==> flow/design.v <==
module modQ(clock, rst, start, inp, done, b_mod_out);
parameter n = 25;
input clock;
input rst;
input start;
input [n-1:0] inp;               
output reg done;
output reg [11:0] b_mod_out;
localparam [n-1:0] Q = 25'd3329;
reg busy;
reg [n-1:0] b;
wire [n-1:0] inp_capture = inp[n-1] == 1'b0 ? inp : ~inp + 1'b1;
reg  [4:0] r_shift;
reg  [9:0] temp_val;
always @(*)
begin
    if(inp_capture <= 25'd6912)
        begin r_shift = 5'd12; temp_val = 10'd2; end
    else if(inp_capture < 25'd51067)
        begin r_shift = 5'd13; temp_val = 10'd3; end
    else if(inp_capture < 25'd1025410)
        begin r_shift = 5'd14; temp_val = 10'd5; end
    else if(inp_capture < 25'd7575243)
        begin r_shift = 5'd15; temp_val = 10'd10; end
    else
        begin r_shift = 5'd19; temp_val = 10'd158; end
end
wire [n-1:0] s_val = (inp_capture >> r_shift) * temp_val;
wire [n-1:0] sQ    = s_val * Q;
wire [n-1:0] b_val = inp[n-1] == 1'b1 ? inp + sQ : inp - sQ;
always @(posedge clock)
begin
    if(rst)
        begin
        busy <= 1'b0;
        done <= 1'b0;
        end
    else
        begin
        done <= 1'b0;
        if(start)
            begin
            b <= b_val;
            busy <= 1'b1;
            end
        else if(busy)
            begin
            if(b[n-1])
                b <= b + Q;
            else if(b >= Q)
                b <= b - Q;
            else
                begin
                b_mod_out <= b[11:0];
                busy <= 1'b0;
                done <= 1'b1;
                end
            end
        end
end
endmodule
module jmod(clock, rst, start, j, t, jmod_out, ack);
parameter n = 4;
input clock;
input rst;
input start;
input [n:0] j;
input [n:0] t;
output reg [n:0] jmod_out;
output reg ack;
reg busy;
reg [n:0] w3;    
always @(posedge clock)
begin
    if(rst)
        begin
        busy <= 1'b0;
        ack <= 1'b0;
        end
    else
        begin
        ack <= 1'b0;
        if(start)
            begin
            w3 <= j - t;
            busy <= 1'b1;
            end
        else if(busy)
            begin
            if(w3[n])
                begin
                jmod_out <= w3 + t;
                busy <= 1'b0;
                ack <= 1'b1;
                end
            else
                w3 <= w3 - t;
            end
        end
end
endmodule
module index_GEN(j, t, i, jmod, tprev, index1, index2);
input [4:0] j;
input [4:0] t;
input [4:0] i;
input [4:0] jmod;
input [4:0] tprev;
output [4:0] index1;
output [4:0] index2;
wire [4:0] w1 = t - j;
wire w5 = w1[3] | ~(|w1);
wire w8 = |(i - 5'd2);
wire [4:0] w10 = w8 ? (jmod + tprev) : (j * 2);
assign index1 = w5 ? w10 : j;
assign index2 = index1 + t;
endmodule
module TW_gen(clock, rst, start, j, i, N, tw_ack, TW_out);
input clock;
input rst;
input start;
input [4:0] j;
input [4:0] i;
input [4:0] N;
output tw_ack;
output [11:0] TW_out;
wire [4:0] sel;
wire sel_ack;
wire [4:0] w1 = j << i;
wire [4:0] w2 = N >> i;
jmod REDC(clock, rst, start, w1, w2, sel, sel_ack);
reg g_busy;
reg g_done;
reg [4:0] count;
reg [15:0] G;
always @(posedge clock)
begin
    if(rst)
        begin
        g_busy <= 1'b0;
        g_done <= 1'b0;
        end
    else
        begin
        g_done <= 1'b0;
        if(sel_ack)
            begin
            G <= 16'd1;
            count <= sel;
            g_busy <= 1'b1;
            end
        else if(g_busy)
            begin
            if(count == 5'd0)
                begin
                g_busy <= 1'b0;
                g_done <= 1'b1;
                end
            else
                begin
                G <= (G << 5) + (G << 3);    
                count <= count - 1'b1;
                end
            end
        end
end
modQ MOD1(clock, rst, g_done, {9'b0, G}, tw_ack, TW_out);
endmodule
module BUFunit(clock, rst, start, u_inp, v_inp, tw_inp, x1_out, x2_out, ack);
parameter n = 25;
input clock;
input rst;
input start;
input [11:0] u_inp;
input [11:0] v_inp;
input [11:0] tw_inp;
output [11:0] x1_out;
output [11:0] x2_out;
output ack;
reg [n-1:0] w1, w3;
reg go;
reg busy, have1, have2;
wire d1, d2;
wire [n-1:0] w2 = {13'b0, u_inp} - {13'b0, v_inp};
always @(posedge clock)
begin
    if(start)
        begin
        w1 <= {13'b0, u_inp} + {13'b0, v_inp};
        w3 <= w2 * {13'b0, tw_inp};
        end
end
modQ MOD1(clock, rst, go, w1, d1, x1_out);
modQ MOD2(clock, rst, go, w3, d2, x2_out);
assign ack = busy & (have1 | d1) & (have2 | d2);
always @(posedge clock)
begin
    if(rst)
        begin
        go <= 1'b0;
        busy <= 1'b0;
        have1 <= 1'b0;
        have2 <= 1'b0;
        end
    else
        begin
        go <= start;
        if(go)
            begin
            busy <= 1'b1;
            have1 <= 1'b0;
            have2 <= 1'b0;
            end
        else if(ack)
            busy <= 1'b0;
        else
            begin
            if(d1) have1 <= 1'b1;
            if(d2) have2 <= 1'b1;
            end
        end
end
endmodule
module dualPortMemory(clock, load, load_data, rd_en, wr_en, addr1, addr2,
                      data_in1, data_in2, data_out1, data_out2, mem_flat);
input clock;
input load;
input [95:0] load_data;
input rd_en;
input wr_en;
input [2:0] addr1;
input [2:0] addr2;
input [11:0] data_in1;
input [11:0] data_in2;
output reg [11:0] data_out1;
output reg [11:0] data_out2;
output [95:0] mem_flat;
reg [11:0] NTT_RAM [0:7];
genvar g;
generate
    for(g = 0; g < 8; g = g + 1)
    begin : flat
        assign mem_flat[12*g +: 12] = NTT_RAM[g];
    end
endgenerate
integer k;
always @(posedge clock)
begin
    if(load)
        begin
        for(k = 0; k < 8; k = k + 1)
            NTT_RAM[k] <= load_data[12*k +: 12];
        end
    else if(wr_en)
        begin
        NTT_RAM[addr1] <= data_in1;
        NTT_RAM[addr2] <= data_in2;
        end
    if(rd_en)
        begin
        data_out1 <= NTT_RAM[addr1];
        data_out2 <= NTT_RAM[addr2];
        end
end
endmodule
module NTT_Controller(clock, rst, in_valid, in_ready, out_valid, load,
                      i, j, N, t, tprev, start1, idx_ack, start2, tw_ack,
                      start3, buf_ack, rd_en, wr_en);
parameter n = 5;
input clock;
input rst;
input in_valid;
output in_ready;
output out_valid;
output load;
output reg [n-1:0] i;
output reg [n-1:0] j;
output [n-1:0] N;
output reg [n-1:0] t;
output reg [n-1:0] tprev;
output start1;
input idx_ack;
output start2;
input tw_ack;
output start3;
input buf_ack;
output rd_en;
output wr_en;
localparam S_IDLE  = 4'b0000;
localparam S_STAGE = 4'b1001;
localparam S_BFLY  = 4'b0001;
localparam S_IDX   = 4'b0010;
localparam S_READ  = 4'b0011;
localparam S_TW    = 4'b0100;
localparam S_BUF   = 4'b0101;
localparam S_WRITE = 4'b0110;
localparam S_NEXT  = 4'b1000;
localparam S_DONE  = 4'b1010;
reg [3:0] state;
assign N         = 5'd8;
assign in_ready  = (state == S_IDLE) | (state == S_DONE);
assign out_valid = (state == S_DONE);
assign load      = in_ready & in_valid;
assign start1    = (state == S_BFLY) & (j < 5'd4);
assign rd_en     = (state == S_READ);
assign start2    = (state == S_READ);
assign start3    = (state == S_TW) & tw_ack;
assign wr_en     = (state == S_WRITE);
always @(posedge clock)
begin
    if(rst)
        state <= S_IDLE;
    else
        case(state)
        S_IDLE, S_DONE:
            if(in_valid)
                begin
                i <= 5'd0;
                j <= 5'd0;
                t <= 5'd4;
                tprev <= 5'd0;
                state <= S_STAGE;
                end
            else
                state <= S_IDLE;
        S_STAGE:
            if(i < 5'd3)
                state <= S_BFLY;
            else
                state <= S_DONE;
        S_BFLY:
            if(j < 5'd4)
                state <= S_IDX;
            else
                state <= S_NEXT;
        S_IDX:
            if(idx_ack)
                state <= S_READ;
        S_READ:
            state <= S_TW;
        S_TW:
            if(tw_ack)
                state <= S_BUF;
        S_BUF:
            if(buf_ack)
                state <= S_WRITE;
        S_WRITE:
            begin
            j <= j + 1'b1;
            state <= S_BFLY;
            end
        S_NEXT:
            begin
            tprev <= t;
            t <= t >> 1;
            i <= i + 1'b1;
            j <= 5'd0;
            state <= S_STAGE;
            end
        default:
            state <= S_IDLE;
        endcase
end
endmodule
module NTT_8point(clock, rst, in_valid, in_ready, x_in, out_valid, y_out);
input clock;
input rst;
input in_valid;
output in_ready;
input [95:0] x_in;
output out_valid;
output [95:0] y_out;
wire [4:0] i, j, N, t, tprev;
wire load, start1, start2, start3, rd_en, wr_en;
wire idx_ack, tw_ack, buf_ack;
wire [4:0] jmod_out, index1, index2;
wire [11:0] u_inp, v_inp, TW_out, x1_out, x2_out;
wire [95:0] mem_flat;
NTT_Controller CON1(clock, rst, in_valid, in_ready, out_valid, load,
                    i, j, N, t, tprev, start1, idx_ack, start2, tw_ack,
                    start3, buf_ack, rd_en, wr_en);
jmod JMOD1(clock, rst, start1, j, t, jmod_out, idx_ack);
index_GEN BUFINDEX1(j, t, i, jmod_out, tprev, index1, index2);
dualPortMemory MEM1(clock, load, x_in, rd_en, wr_en, index1[2:0], index2[2:0],
                    x1_out, x2_out, u_inp, v_inp, mem_flat);
TW_gen TWIDDLE1(clock, rst, start2, j, i, N, tw_ack, TW_out);
BUFunit BUF1(clock, rst, start3, u_inp, v_inp, TW_out, x1_out, x2_out, buf_ack);
assign y_out[12*0 +: 12] = mem_flat[12*0 +: 12];
assign y_out[12*1 +: 12] = mem_flat[12*4 +: 12];
assign y_out[12*2 +: 12] = mem_flat[12*2 +: 12];
assign y_out[12*3 +: 12] = mem_flat[12*6 +: 12];
assign y_out[12*4 +: 12] = mem_flat[12*1 +: 12];
assign y_out[12*5 +: 12] = mem_flat[12*5 +: 12];
assign y_out[12*6 +: 12] = mem_flat[12*3 +: 12];
assign y_out[12*7 +: 12] = mem_flat[12*7 +: 12];
endmodule
# Reports on NTT_8point
# Tool output for the design above, in the order of the flow.
# Lines are those of the file above, counted from 1.
# Library cell names are shortened.
# The mark n/a stands for no value.
# setup
top_module	NTT_8point
clock	clock
lib	sky130hd
lib_corner	tt_025C_1v80

# Word level
# Yosys after proc, flatten, opt, wreduce and memory -nomap, before mapping. Memory bits, and registers merged into a memory's read port (data or address), are not among the register bits. Print and check cells are not counted. Equal cells are merged and count once.
# Memory sizes are those after Yosys's memory passes, which may raise the word count (mostly to a power of two), join words into wider ones and drop unused or constant bits.
# classes
reduce_logical	45
eq_ne	16
addsub	29
multipliers	7
n_logic	30
n_shift	5
n_cmp	17
n_mux	114
# op_table
op	count
25-bit by 12-bit multiplier with 25-bit output (second input constant)	3
25-bit by 10-bit multiplier with 25-bit output	3
25-bit 2-to-1 mux	16
25-bit by 12-bit multiplier with 25-bit output	1
12-bit 2-to-1 mux	12
5-bit 2-to-1 mux	23
8-bit 2-to-1 mux	12
25-bit by 12-bit adder with 25-bit output (second input constant)	3
25-bit by 12-bit subtractor with 25-bit output (second input constant)	3
25-bit by 12-bit greater-or-equal comparator with 1-bit output (second input constant)	3
25-bit by 1-bit adder with 25-bit output (second input constant)	2
25-bit by 13-bit less-or-equal comparator with 1-bit output (second input constant)	2
25-bit by 16-bit < comparator with 1-bit output (second input constant)	2
25-bit by 20-bit < comparator with 1-bit output (second input constant)	2
25-bit by 23-bit < comparator with 1-bit output (second input constant)	2
25-bit adder	2
25-bit subtractor	2
25-bit by 5-bit >> shifter with 25-bit output	2
25-bit inverter	2
4-bit case mux with 9-bit select	1
16-bit 2-to-1 mux	2
1-bit 2-to-1 mux	32
3-bit AND reduction	9
16-bit by 25-bit subtractor with 25-bit output	1
16-bit by 5-bit >> shifter with 25-bit output	1
5-bit subtractor	5
4-bit 2-to-1 mux	6
16-bit by 23-bit < comparator with 1-bit output (second input constant)	1
# Other operator kinds: 39; their cells: 108.
# word_totals
in_bits	99
memories	1
output_inout_bits	98
word_cells	304
ff_bits	238
ramBits	96
# mem_list
name	words	width	line	rtl
MEM1.NTT_RAM	8	12	237	reg [11:0] NTT_RAM [0:7];

# Logic depth
# Longest topological path by Yosys (ltp), each cell counted once; first at word level (registers and memories cut), then after technology mapping (sequential cells cut; the memories' decode and read muxes count).
# logic_depth
word_depth	14
abc_area	0
depth_mapped	58
ltp_nobuf	55

# Synthesis result
# Yosys stat after the flow's synthesis: flattened, memories mapped to cells. It holds for the ABC_AREA given above (unset counts as 0); a run with the other value may have another netlist.
# Totals and module areas in this step are rounded.
# by_type
type	count	type_area_um2
edfxtp_1	316	9.49E+03
fa_1	275	5505.28
ha_1	345	4316.64
inv_1	502	1.88E+03
xnor2_1	196	1.72E+03
mux2i_1	138	1.38E+03
nand2_1	364	1366.31
o21ai_0	215	1.08E+03
xor2_1	121	1.06E+03
a21oi_1	191	955.917
nor2_1	246	923.386
clkbuf_1	172	645.619
mux4_2	24	540.518
dfxtp_1	26	520.499
nor3_1	97	485.466
mux2_2	43	484.214
nand3_1	80	400.384
a211oi_1	47	352.838
# Other cell types: 84; their cells: 612.
# synth_totals
yosys_area_um2	37660
n_buf	216
cells	4010
ff_cells	342
seqArea_um2	10010
# The figures by module come from a second, unflattened synthesis with its own total; it is not the netlist above.
# unflattened
hier_cells	6275
area_unflattened_um2	55310
# Rows give one instance, submodules left out.
# by_module
module	seq_area_um2	area_um2	instances	cells
modQ	1151	11390	3	1369
BUFunit	1221	8459	1	924
dualPortMemory	3603	8020	1	790
jmod	340.3	878.3	2	83
TW_gen	490.5	1125	1	103
NTT_Controller	620.6	1112	1	103
index_GEN	0.0	669.4	1	82
NTT_8point	0.0	0.0	1	0

# Timing after synthesis
# Path of least setup slack by OpenSTA after synthesis, without wires, with an ideal clock, recovery checks aside; 20% of the period is set as input and as output delay. Where synthesis merged equal registers, the netlist keeps one of their names.
# synth_path
kind	reg-to-reg
from	register BUF1.w3[1]
to	register BUF1.MOD2.b[24]
t_required_ns	11.730
stages	56
setup_ns	0.270
path_delay_ns	12.481
arrival_time_ns	12.211
clock_period_ns	12.0
launch_ns	0.000
setup_slack_ns	-0.481
path_buffers	3
period_less_setup_slack_ns	12.481
# "path_delay_ns" = arrival - input delay + setup time.
# "stages" counts driving pins, that of a launching flip-flop among them; a cell with two outputs on the path counts twice.
# "period_less_setup_slack_ns" = period - worst setup slack (recovery checks aside). The figure is calculated, with input and output delays left at 20% of the set period.
# The rows between start and end are the longest chain of elaborated cells between them; the timing report does not say that the signal goes this way. Where chains are equally long, one stands for them.
# A line is the first line of the expression or statement that the cell stems from. Yosys adds cells for indexed reads and writes and turns some case tables into memories.
# A register here has more assigning lines than the two given.
# synth_via
path_cell_list	edfxtp_1 buf_2 inv_1 ha_1 or4b_1 buf_4 nor4_4 nand2_1 xnor2_1 o41a_1 o41a_1 a22oi_2 buf_6 mux2i_1 and2_1 a21oi_1 or2_2 fa_1 [... 20 more ...] o21bai_1 a2111o_1 and3_1 xor2_1 nor4_1 a21oi_1 xnor2_1 ha_1 nand2_1 nand2b_1 a21o_1 a21o_1 o41a_1 nand3_1 nand2_1 xnor2_1 xnor2_1 a21oi_1
elab_chain_cells	14
cone_cells	22
cone_lines	9
classes_between	add/sub: 3; mul: 2; compare: 4; shift: 1; mux: 11; logic: 1
# synth_lines
item	line	rtl
from (decl)	179	reg [n-1:0] w1, w3;
from (assign)	189	w3 <= w2 * {13'b0, tw_inp};
25-bit inverter	12	wire [n-1:0] inp_capture = inp[n-1] == 1'b0 ? inp : ~inp + 1'b1;
25-bit by 1-bit adder with 25-bit output	12
25-bit 2-to-1 mux	12
25-bit by 23-bit < comparator with 1-bit output	23	else if(inp_capture < 25'd7575243)
5-bit 2-to-1 mux	23
5-bit 2-to-1 mux	21	else if(inp_capture < 25'd1025410)
5-bit 2-to-1 mux	19	else if(inp_capture < 25'd51067)
5-bit 2-to-1 mux	17	if(inp_capture <= 25'd6912)
25-bit by 5-bit >> shifter with 25-bit output	28	wire [n-1:0] s_val = (inp_capture >> r_shift) * temp_val;
25-bit by 10-bit multiplier with 25-bit output	28
25-bit by 12-bit multiplier with 25-bit output	29	wire [n-1:0] sQ    = s_val * Q;
25-bit subtractor	30	wire [n-1:0] b_val = inp[n-1] == 1'b1 ? inp + sQ : inp - sQ;
25-bit 2-to-1 mux	30
25-bit 2-to-1 mux	41	if(start)
to (assign)	43	b <= b_val;
to (assign)	49	b <= b + Q;
to (decl)	11	reg [n-1:0] b;

# Timing after layout
# From the final timing report of flow run A: the path of least setup slack in the routed layout; clock arrival at registers is part of the times.
# layout_path
kind	reg-to-reg
from	register BUF1.w3[1]
to	register BUF1.MOD2.b[24]
arrival_time_ns	14.75
setup_slack_ns	1.81
t_required_ns	16.56
clock_period_ns	16.2
path_buffers	0
launch_ns	0.55
setup_ns	0.23
stages	53
# The rows between start and end are the longest chain of elaborated cells between them; the timing report does not say that the signal goes this way. Where chains are equally long, one stands for them.
# A register here has more assigning lines than the two given.
# layout_via
path_cell_list	edfxtp_1 inv_1 ha_1 or4b_1 nor4_4 nand2_1 xnor2_1 o41a_1 o41a_1 a22oi_2 mux2i_1 and2_1 a21oi_1 or2_2 fa_1 inv_1 fa_1 ha_1 [... 17 more ...] o21bai_1 a2111o_1 and3_1 xor2_1 nor4_1 a21oi_1 xnor2_1 ha_1 nand2_1 nand2b_1 a21o_1 a21o_1 o41a_1 nand3_1 nand2_1 xnor2_1 xnor2_1 a21oi_1
elab_chain_cells	14
cone_cells	22
cone_lines	9
classes_between	add/sub: 3; mul: 2; compare: 4; shift: 1; mux: 11; logic: 1
# layout_lines
item	line	rtl
from (decl)	179	reg [n-1:0] w1, w3;
from (assign)	189	w3 <= w2 * {13'b0, tw_inp};
25-bit inverter	12	wire [n-1:0] inp_capture = inp[n-1] == 1'b0 ? inp : ~inp + 1'b1;
25-bit by 1-bit adder with 25-bit output	12
25-bit 2-to-1 mux	12
25-bit by 23-bit < comparator with 1-bit output	23	else if(inp_capture < 25'd7575243)
5-bit 2-to-1 mux	23
5-bit 2-to-1 mux	21	else if(inp_capture < 25'd1025410)
5-bit 2-to-1 mux	19	else if(inp_capture < 25'd51067)
5-bit 2-to-1 mux	17	if(inp_capture <= 25'd6912)
25-bit by 5-bit >> shifter with 25-bit output	28	wire [n-1:0] s_val = (inp_capture >> r_shift) * temp_val;
25-bit by 10-bit multiplier with 25-bit output	28
25-bit by 12-bit multiplier with 25-bit output	29	wire [n-1:0] sQ    = s_val * Q;
25-bit subtractor	30	wire [n-1:0] b_val = inp[n-1] == 1'b1 ? inp + sQ : inp - sQ;
25-bit 2-to-1 mux	30
25-bit 2-to-1 mux	41	if(start)
to (assign)	43	b <= b_val;
to (assign)	49	b <= b + Q;
to (decl)	11	reg [n-1:0] b;

# Flow measurements of NTT_8point on sky130hd: 3 stored runs with different settings, listed in no order. Input and output delays are each 20% of the period that was set; the output load is 0.01 pF.
# By "achieved_period_ns" is meant the clock period of the run minus its worst setup slack. This is arithmetic on one report: input and output delays are still those of the set period (20% each).
# "worstPathTime_ns" means the part of the period allowed to the worst setup path (the constraints hold back 20% at inputs and 20% at outputs) less its slack; where the path has registers, the arrival times of their clocks count too.
# Measured values are rounded.
# Settings: n/a = not set for that run.
item,flow run A,flow run B,flow run C
CAP_MARGIN,15,35,5
CELL_PAD_IN_SITES_GLOBAL_PLACEMENT,2,2,n/a
CORE_ASPECT_RATIO,1.75,n/a,n/a
CORE_MARGIN,7,2,2
CORE_UTILIZATION,40,40,22
CTS_CLUSTER_DIAMETER,201,n/a,n/a
CTS_CLUSTER_SIZE,41,41,62
GPL_ROUTABILITY_DRIVEN,1,n/a,n/a
GPL_TIMING_DRIVEN,1,0,n/a
HOLD_SLACK_MARGIN,-0.01,n/a,n/a
MAX_ROUTING_LAYER,met4,met4,n/a
PLACE_DENSITY,0.57,n/a,n/a
SETUP_SLACK_MARGIN,-1.03,0.7,n/a
SLEW_MARGIN,15,15,20
period_ns,16.2,12.0,15.8
final_die_area_um2,103300,96610,174500
worstSetupSlack_ns,1.810,0.078,1.616
worstPathTime_ns,14.39,11.92,14.18
timing.worst_path_kind,reg-to-reg,reg-to-reg,reg-to-reg
post_route_util_pct,44.5,48.3,25.8
hold_ws_ns,0.429,0.430,0.429
achieved_period_ns,14.390,11.922,14.184
final_setup_tns_ns,0.000,0.000,0.000
ys_area_um2,37660,37660,37660
